==> flow/design.v <==
module SelectionSort_custom_SIMD_instruction (clk, reset, 
	in_v, rd, vrd1, vrd2, 
		in_data, in_vdata1, in_vdata2, 
	out_v, out_rd, out_vrd1, out_vrd2, 
		out_data, out_vdata1, out_vdata2);
	input clk, reset;
	input in_v;
	input [4:0] rd;
	input [2:0] vrd1, vrd2;			
	input [32-1:0] in_data;
	input [256-1:0] in_vdata1, in_vdata2;	
	output out_v;
	output [4:0] out_rd;
	output [2:0] out_vrd1, out_vrd2;	
	output  [32-1:0] out_data;
	output [256-1:0] out_vdata1, out_vdata2;
	reg [13-1:0] valid_sr;
	reg [5*13-1:0] rd_sr; 
	reg [3*13-1:0] vrd1_sr, vrd2_sr;
	always @(posedge clk) begin
		if (reset) begin
			valid_sr<=0; rd_sr<=0; vrd1_sr<=0; vrd2_sr<=0;
		end else begin
			valid_sr<= (valid_sr<<1)|in_v;			
			  rd_sr <= (   rd_sr<<5)| rd;
			vrd1_sr <= ( vrd1_sr<<3)|vrd1; 
			vrd2_sr <= ( vrd2_sr<<3)|vrd2;
		end
	end
	assign out_v   =valid_sr[  13-1];
	assign out_rd  =   rd_sr[5*13-1-:5];
	assign out_vrd1= vrd1_sr[3*13-1-:3]; 
	assign out_vrd2= vrd2_sr[3*13-1-:3];
	wire [255:0] in_valid, out_valid;
	assign in_valid = in_v ? in_vdata1 : 0;
	assign out_vdata1 = out_v ? out_valid : 0;
	SelectionSort selection_sort(.clock(clk), .in(in_valid), .out(out_valid));
	assign out_data = 0;
	assign out_vdata2 = 0;
endmodule  
module SelectionSort
(
  input wire clock,
  input wire [255:0] in,
  output wire [255:0] out
);
  wire [31:0] in_array [7:0];
  wire [31:0] out_array [7:0];
  wire [31:0] intermediate [95:0];
  genvar i;
  for (i=0; i<8; i=i+1) begin
    assign in_array[i] = in[((i+1)*32)-1 -: 32];
  end
  genvar j;
  for (j=0; j<8; j=j+1) begin
    assign out[((j+1)*32)-1 -: 32] = out_array[j];
  end
  CAS_unit cas0_1(clock, in_array[0], in_array[1], intermediate[0], intermediate[1]);
  SR_module nopx_1(clock, in_array[2], intermediate[2]);
  SR_module nopx_2(clock, in_array[3], intermediate[3]);
  SR_module nopx_3(clock, in_array[4], intermediate[4]);
  SR_module nopx_4(clock, in_array[5], intermediate[5]);
  SR_module nopx_5(clock, in_array[6], intermediate[6]);
  SR_module nopx_6(clock, in_array[7], intermediate[7]);
  CAS_unit cas0_2(clock, intermediate[0], intermediate[2], intermediate[8], intermediate[10]);
  SR_module nopx_7(clock, intermediate[1], intermediate[9]);
  SR_module nopx_8(clock, intermediate[3], intermediate[11]);
  SR_module nopx_9(clock, intermediate[4], intermediate[12]);
  SR_module nopx_10(clock, intermediate[5], intermediate[13]);
  SR_module nopx_11(clock, intermediate[6], intermediate[14]);
  SR_module nopx_12(clock, intermediate[7], intermediate[15]);
  CAS_unit cas0_3(clock, intermediate[8], intermediate[11], intermediate[16], intermediate[19]);
  CAS_unit cas4(clock, intermediate[9], intermediate[10], intermediate[17], intermediate[18]);
  SR_module nopx_13(clock, intermediate[12], intermediate[20]);
  SR_module nopx_14(clock, intermediate[13], intermediate[21]);
  SR_module nopx_15(clock, intermediate[14], intermediate[22]);
  SR_module nopx_16(clock, intermediate[15], intermediate[23]);
  CAS_unit cas0_4(clock, intermediate[16], intermediate[20], intermediate[24], intermediate[28]);
  CAS_unit cas6(clock, intermediate[17], intermediate[19], intermediate[25], intermediate[27]);
  SR_module nop17(clock, intermediate[18], intermediate[26]);
  SR_module nop18(clock, intermediate[21], intermediate[29]);
  SR_module nop19(clock, intermediate[22], intermediate[30]);
  SR_module nop20(clock, intermediate[23], intermediate[31]);
  CAS_unit cas0_5(clock, intermediate[24], intermediate[29], intermediate[32], intermediate[37]);
  CAS_unit cas8(clock, intermediate[25], intermediate[28], intermediate[33], intermediate[36]);
  CAS_unit cas9(clock, intermediate[26], intermediate[27], intermediate[34], intermediate[35]);
  SR_module nop21(clock, intermediate[30], intermediate[38]);
  SR_module nop22(clock, intermediate[31], intermediate[39]);
  CAS_unit cas0_6(clock, intermediate[32], intermediate[38], intermediate[40], intermediate[46]);
  CAS_unit cas11(clock, intermediate[33], intermediate[37], intermediate[41], intermediate[45]);
  CAS_unit cas12(clock, intermediate[34], intermediate[36], intermediate[42], intermediate[44]);
  SR_module nop23(clock, intermediate[35], intermediate[43]);
  SR_module nop24(clock, intermediate[39], intermediate[47]);
  CAS_unit cas0_7(clock, intermediate[40], intermediate[47], intermediate[48], intermediate[55]);
  CAS_unit cas14(clock, intermediate[41], intermediate[46], intermediate[49], intermediate[54]);
  CAS_unit cas15(clock, intermediate[42], intermediate[45], intermediate[50], intermediate[53]);
  CAS_unit cas16(clock, intermediate[43], intermediate[44], intermediate[51], intermediate[52]);
  SR_module nop0_1(clock, intermediate[48], intermediate[56]);
  CAS_unit cas17(clock, intermediate[49], intermediate[55], intermediate[57], intermediate[63]);
  CAS_unit cas18(clock, intermediate[50], intermediate[54], intermediate[58], intermediate[62]);
  CAS_unit cas19(clock, intermediate[51], intermediate[53], intermediate[59], intermediate[61]);
  SR_module nop26(clock, intermediate[52], intermediate[60]);
  SR_module nop0_2(clock, intermediate[56], intermediate[64]);
  SR_module nop28(clock, intermediate[57], intermediate[65]);
  CAS_unit cas20(clock, intermediate[58], intermediate[63], intermediate[66], intermediate[71]);
  CAS_unit cas21(clock, intermediate[59], intermediate[62], intermediate[67], intermediate[70]);
  CAS_unit cas22(clock, intermediate[60], intermediate[61], intermediate[68], intermediate[69]);
  SR_module nop0_3(clock, intermediate[64], intermediate[72]);
  SR_module nop30(clock, intermediate[65], intermediate[73]);
  SR_module nop31(clock, intermediate[66], intermediate[74]);
  CAS_unit cas23(clock, intermediate[67], intermediate[71], intermediate[75], intermediate[79]);
  CAS_unit cas24(clock, intermediate[68], intermediate[70], intermediate[76], intermediate[78]);
  SR_module nop32(clock, intermediate[69], intermediate[77]);
  SR_module nop0_4(clock, intermediate[72], intermediate[80]);
  SR_module nop34(clock, intermediate[73], intermediate[81]);
  SR_module nop35(clock, intermediate[74], intermediate[82]);
  SR_module nop36(clock, intermediate[75], intermediate[83]);
  CAS_unit cas25(clock, intermediate[76], intermediate[79], intermediate[84], intermediate[87]);
  CAS_unit cas26(clock, intermediate[77], intermediate[78], intermediate[85], intermediate[86]);
  SR_module nop0_5(clock, intermediate[80], intermediate[88]);
  SR_module nop38(clock, intermediate[81], intermediate[89]);
  SR_module nop39(clock, intermediate[82], intermediate[90]);
  SR_module nop40(clock, intermediate[83], intermediate[91]);
  SR_module nop41(clock, intermediate[84], intermediate[92]);
  CAS_unit cas27(clock, intermediate[85], intermediate[87], intermediate[93], intermediate[95]);
  SR_module nop42(clock, intermediate[86], intermediate[94]);
  SR_module nop0_6(clock, intermediate[88], out_array[0]);
  SR_module nop44(clock, intermediate[89], out_array[1]);
  SR_module nop45(clock, intermediate[90], out_array[2]);
  SR_module nop46(clock, intermediate[91], out_array[3]);
  SR_module nop47(clock, intermediate[92], out_array[4]);
  SR_module nop48(clock, intermediate[93], out_array[5]);
  CAS_unit cas28(clock, intermediate[94], intermediate[95], out_array[6], out_array[7]);
endmodule
module CAS_unit(clk, inA, inB, outA, outB);
	input clk;
	input [31:0] inA;
	input [31:0] inB;
	output reg [31:0] outA;
	output reg [31:0] outB;
	always @(posedge clk) begin
		if (inA<inB) begin
			outA<=inA; outB<=inB;
		end else begin
			outB<=inA; outA<=inB;
		end
	end
endmodule  
module SR_module(clk, din, dout);
	input clk;
	input      [31:0] din;
	output reg [31:0] dout;
	always @(posedge clk) dout<=din;
endmodule  
--- tool output ---
Tool chain data of SelectionSort_custom_SIMD_instruction. Each step is given for the RTL above and for the edited RTL. "original" refers to lines of the RTL above, "edited" to lines of the edited file. "change" is "edited" less "original", of the values as shown; "rel. change" is that difference over "original", in percent. Cell names lack the library's common part. Not given: n/a

Top: SelectionSort_custom_SIMD_instruction. Clock port: clk. Cell library: sky130hd. Timing corner: tt_025C_1v80.

The edit. The edit as a unified diff against the file above. A script made this edit. It changes what the design does and was not meant as an optimisation.

```diff
@@ -45,5 +45,5 @@
   output wire [255:0] out
 );
-  wire [31:0] in_array [7:0];
+  wire [30:0] in_array [7:0];
   wire [31:0] out_array [7:0];
   wire [31:0] intermediate [95:0];
```

After elaboration. Counts by Yosys on the flattened word-level netlist (proc, flatten, opt, wreduce). Print and check cells are left out.

Bit counts: word-level cells (original 198, edited 209, change +11, rel. change +5.56%); flip-flop bits (word level) (original 3484, edited 3459, change -25, rel. change -0.72%).

Operators by class: magnitude comparators (original 28, edited 28, change 0, rel. change 0.00%); bitwise logic cells (original 4, edited 4, change 0, rel. change 0.00%); mux-type cells (original 58, edited 58, change 0, rel. change 0.00%).

Operator list: 32-bit two-way mux (original 56, edited 42, change -14, rel. change -25.00%); 31-bit two-way mux (original 0, edited 14, change +14); 32-bit less-than comparator (original 28, edited 20, change -8, rel. change -28.57%); 32-bit by 31-bit less-than comparator with 1-bit output (original 0, edited 4, change +4); 31-bit less-than comparator (original 0, edited 3, change +3); 64-bit two-way mux (original 1, edited 0, change -1, rel. change -100.00%); 31-bit by 32-bit less-than comparator with 1-bit output (original 0, edited 1, change +1); 63-bit two-way mux (original 0, edited 1, change +1); 39-bit by 3-bit bitwise OR with 39-bit output (original 2, edited 2, change 0, rel. change 0.00%); 256-bit two-way mux (original 1, edited 1, change 0, rel. change 0.00%); 13-bit by 1-bit bitwise OR with 13-bit output (original 1, edited 1, change 0, rel. change 0.00%); 65-bit by 5-bit bitwise OR with 65-bit output (original 1, edited 1, change 0, rel. change 0.00%).

Depth. Depth = most cells in a row (Yosys ltp): at word level without a register or memory, in the mapped netlist without a sequential cell, where the memories' decode and read muxes count.

Logic depth: depth after elaboration (original 3, edited 3, change 0, rel. change 0.00%); ABC_AREA (original 0, edited 0); mapped depth (original 15, edited 14, change -1, rel. change -6.67%); gate-level depth less buffers (original 10, edited 9, change -1, rel. change -10.00%).

Netlist. Yosys stat after the flow's synthesis: flattened, memories mapped to cells. It holds for the ABC_AREA given above (unset counts as 0); a run with the other value may have another netlist.

Cell types: nand2_1 (original 253, edited 2111, change +1858, rel. change +734.39%); o211ai_1 (original 10, edited 1865, change +1855, rel. change +18550.00%); mux2_2 (original 1611, edited 735, change -876, rel. change -54.38%); clkbuf_1 (original 72, edited 664, change +592, rel. change +822.22%); mux2_1 (original 117, edited 9, change -108, rel. change -92.31%); dfxtp_1 (original 3484, edited 3380, change -104, rel. change -2.99%); a21o_1 (original 84, edited 160, change +76, rel. change +90.48%); nor2_1 (original 124, edited 85, change -39, rel. change -31.45%); buf_2 (original 110, edited 72, change -38, rel. change -34.55%); buf_6 (original 42, edited 6, change -36, rel. change -85.71%); a21oi_1 (original 293, edited 258, change -35, rel. change -11.95%); o21ai_0 (original 149, edited 118, change -31, rel. change -20.81%); ha_1 (original 868, edited 840, change -28, rel. change -3.23%); a31oi_1 (original 31, edited 10, change -21, rel. change -67.74%); inv_1 (original 873, edited 856, change -17, rel. change -1.95%); nand4_1 (original 104, edited 89, change -15, rel. change -14.42%); and4_1 (original 20, edited 33, change +13, rel. change +65.00%); a2111oi_0 (original 14, edited 1, change -13, rel. change -92.86%).

The list need not be complete.

Synthesis totals: flip-flop cells (original 3484, edited 3380, change -104, rel. change -2.99%); chip area (Yosys) (mm²) (original 0.1191793, edited 0.1278063, change +0.0086270, rel. change +7.24%); cells in the netlist (original 9544, edited 12558, change +3014, rel. change +31.58%).

By module: a second synthesis without flattening, with its own total; a netlist apart from the flattened one above.

Second synthesis, totals: cell total of the unflattened synthesis (original 9481, edited 9482, change +1, rel. change +0.01%); area (unflattened synthesis) (mm²) (original 0.1267728, edited 0.1267766, change +0.0000038, rel. change 0.00%).

Rows give one instance, submodules left out.

By module, original: CAS_unit (instances 28, cells 241, area 0.0030754 mm²); SR_module (instances 48, cells 32, area 0.0006406 mm²); SelectionSort_custom_SIMD_instruction (instances 1, cells 1197, area 0.0099108 mm²); SelectionSort (instances 1, cells 0, area 0 mm²).

By module, edited: CAS_unit (instances 28, cells 241, area 0.0030754 mm²); SR_module (instances 48, cells 32, area 0.0006406 mm²); SelectionSort_custom_SIMD_instruction (instances 1, cells 1197, area 0.0099108 mm²); SelectionSort (instances 1, cells 1, area 0.0000038 mm²).

Path before layout. Source: OpenSTA report_checks on the synthesized netlist (no wires, ideal clock, input and output delay 20% of the period each), path of least setup slack; recovery checks are left aside. Register names are those of the netlist, which keeps one name where synthesis merged equal registers.

Timing post-synthesis: path type (original in2reg, edited in2reg); start (original in in_v, edited in in_v); end (original reg selection_sort.cas0_1.outB[10], edited reg selection_sort.cas0_1.outB[1]); delay of the path (ns) (original 2.590, edited 3.004, change +0.414, rel. change +15.98%); stages on the path (original 14, edited 13, change -1, rel. change -7.14%); path slack (ns) (original 1.011, edited 0.596, change -0.415); path buffers (original 5, edited 5, change 0, rel. change 0.00%); arrival time (ns) (original 3.418, edited 3.832, change +0.414, rel. change +12.11%); clock period (ns) (original 4.5, edited 4.5, change 0.0, rel. change 0.00%); launch time at the first pin (ns) (original 0.900, edited 0.900, change 0.000, rel. change 0.00%); external input delay (ns) (original 0.900, edited 0.900, change 0.000, rel. change 0.00%); data required time (ns) (original 4.428, edited 4.428, change 0.000, rel. change 0.00%); library setup time (ns) (original 0.072, edited 0.072, change 0.000); synthesis period reached (ns) (original 3.489, edited 3.904, change +0.415, rel. change +11.89%).

"delay of the path" is the arrival time less input delay plus setup time. "stages on the path": output pins that drive a net of the path, with the launching flip-flop's if there is one; two outputs of one cell count as two. "synthesis period reached" is the clock period less the worst setup slack; recovery checks do not enter. This is arithmetic on one report: input and output delays are still those of the set period (20% each). The rows between start and end are the longest chain of elaborated cells between them; the timing report does not say that the signal goes this way. Where chains are equally long, one stands for them. A line is the first line of the expression or statement that the cell stems from. Yosys adds cells for indexed reads and writes and turns some case tables into memories.

Between the ends, post-synthesis, original:
Path through: clkbuf_1 clkbuf_1 buf_1 nand2_1 inv_1 ha_1 a21o_1 a21o_1 a221oi_1 nand2_1 a31oi_1 buf_2 buf_2 mux2i_1. Under length of the longest elaborated chain stands 3. Under elaborated cells on any way between the ends stands 3. The figure for RTL lines with such cells is 2. Those cells by class: compare: 1; mux: 2.

RTL lines, path post-synthesis, original: from (decl) (RTL line 7) `input in_v;`; 64-bit two-way mux (RTL line 35) `assign in_valid = in_v ? in_vdata1 : 0;`; 32-bit less-than comparator (RTL line 142) `if (inA<inB) begin`; 32-bit two-way mux (RTL line 142); to (assign) (RTL line 143) `outA<=inA; outB<=inB;`; to (assign) (RTL line 145) `outB<=inA; outA<=inB;`; to (decl) (RTL line 140) `output reg [31:0] outB;`.

Between the ends, post-synthesis, edited:
Path through: clkbuf_1 clkbuf_1 clkbuf_1 nand2_1 ha_1 a41o_1 a21oi_1 nor3_1 or4_1 a311oi_1 clkbuf_1 buf_2 mux2i_1. Under length of the longest elaborated chain stands 3. Under elaborated cells on any way between the ends stands 3. The figure for RTL lines with such cells is 2. Those cells by class: compare: 1; mux: 2.

RTL lines, path post-synthesis, edited: from (decl) (RTL line 7) `input in_v;`; 63-bit two-way mux (RTL line 35) `assign in_valid = in_v ? in_vdata1 : 0;`; 31-bit less-than comparator (RTL line 142) `if (inA<inB) begin`; 31-bit two-way mux (RTL line 142); to (assign) (RTL line 143) `outA<=inA; outB<=inB;`; to (assign) (RTL line 145) `outB<=inA; outA<=inB;`; to (decl) (RTL line 140) `output reg [31:0] outB;`.

Path in the finished layout. From the final timing report of each run of pair 1: the path of least setup slack in the routed layout; clock arrival at registers is part of the times.

Timing post-layout: path type (original reg2out, edited reg2out); start (original reg valid_sr[12], edited reg valid_sr[12]); end (original out out_vdata1[26], edited out out_vdata1[57]); stages on the path (original 4, edited 4, change 0, rel. change 0.00%); data required time (ns) (original 2.98, edited 2.98, change 0.00, rel. change 0.00%); launch time at the first pin (ns) (original 0.88, edited 0.87, change -0.01, rel. change -1.14%); clock period (ns) (original 3.73, edited 3.73, change 0.00, rel. change 0.00%); path slack (ns) (original 0.28, edited 0.15, change -0.13); path buffers (original 2, edited 2, change 0, rel. change 0.00%); arrival time (ns) (original 2.71, edited 2.83, change +0.12, rel. change +4.43%).

The rows between start and end are the longest chain of elaborated cells between them; the timing report does not say that the signal goes this way. Where chains are equally long, one stands for them.

Between the ends, post-layout, original:
Path through: dfxtp_4 buf_12 and2_1 clkdlybuf4s50_1. Under length of the longest elaborated chain stands 1. Under elaborated cells on any way between the ends stands 1. The figure for RTL lines with such cells is 1. Those cells by class: mux: 1.

RTL lines, path post-layout, original: from (decl) (RTL line 17) `reg [13-1:0] valid_sr;`; from (assign) (RTL line 22) `valid_sr<=0; rd_sr<=0; vrd1_sr<=0; vrd2_sr<=0;`; from (assign) (RTL line 24) `valid_sr<= (valid_sr<<1)|in_v;`; 256-bit two-way mux (RTL line 36) `assign out_vdata1 = out_v ? out_valid : 0;`; to (decl) (RTL line 16) `output [256-1:0] out_vdata1, out_vdata2;`.

Between the ends, post-layout, edited:
Path through: dfxtp_4 buf_12 and2_1 clkdlybuf4s50_1. Under length of the longest elaborated chain stands 1. Under elaborated cells on any way between the ends stands 1. The figure for RTL lines with such cells is 1. Those cells by class: mux: 1.

RTL lines, path post-layout, edited: from (decl) (RTL line 17) `reg [13-1:0] valid_sr;`; from (assign) (RTL line 22) `valid_sr<=0; rd_sr<=0; vrd1_sr<=0; vrd2_sr<=0;`; from (assign) (RTL line 24) `valid_sr<= (valid_sr<<1)|in_v;`; 256-bit two-way mux (RTL line 36) `assign out_vdata1 = out_v ? out_valid : 0;`; to (decl) (RTL line 16) `output [256-1:0] out_vdata1, out_vdata2;`.

Flow runs. Both versions went through the flow (Yosys, OpenROAD) with the same settings in each pair. Constraints: input delay and output delay 20% of the set period each, output load 0.01 pF.

Settings, pair 1:
CORE_UTILIZATION: 45. For period_ns the number is 3.73. The entry for CAP_MARGIN reads 20. CORE_MARGIN: 2. SLEW_MARGIN: 20.

Measured results, pair 1: standard-cell area after layout (mm²) (original 0.13963, edited 0.147689, change +0.008059, rel. change +5.77%); worst hold slack in the final report (ns) (original 0.194, edited 0.227, change +0.033); post-synthesis cell area (mm²) (original 0.1191793, edited 0.1278063, change +0.0086270, rel. change +7.24%); setup slack of the worst path (ns) (original 0.276, edited 0.154, change -0.122); total negative slack on setup checks (ns) (original 0.000, edited 0.000, change 0.000); area of the die (mm²) (original 0.268977, edited 0.288294, change +0.019317, rel. change +7.18%); achieved clock period (ns) (original 3.454, edited 3.576, change +0.122, rel. change +3.53%).

Settings, pair 2:
ABC_AREA: 1. The entry for CAP_MARGIN reads 30. For CELL_PAD_IN_SITES_GLOBAL_PLACEMENT the number is 2. CORE_ASPECT_RATIO: 0.88. CORE_UTILIZATION: 24. The entry for CTS_CLUSTER_DIAMETER reads 212. The figure for CTS_CLUSTER_SIZE is 37. For GPL_TIMING_DRIVEN the number is 0. For PLACE_DENSITY the number is 0.66. The figure for SETUP_SLACK_MARGIN is 0.98. For period_ns the number is 5.33. CORE_MARGIN: 2. SLEW_MARGIN: 20.

Measured results, pair 2: standard-cell area after layout (mm²) (original 0.143916, edited 0.139137, change -0.004779, rel. change -3.32%); worst hold slack in the final report (ns) (original 0.293, edited 0.298, change +0.005); post-synthesis cell area (mm²) (original 0.1258294, edited 0.1214878, change -0.0043416, rel. change -3.45%); setup slack of the worst path (ns) (original 1.214, edited 1.268, change +0.054); total negative slack on setup checks (ns) (original 0.000, edited 0.000, change 0.000); area of the die (mm²) (original 0.530109, edited 0.511918, change -0.018191, rel. change -3.43%); achieved clock period (ns) (original 4.117, edited 4.062, change -0.055, rel. change -1.34%).

By "achieved clock period" is meant the clock period of the run minus its worst setup slack. This is arithmetic on one report: input and output delays are still those of the set period (20% each).
--- end ---
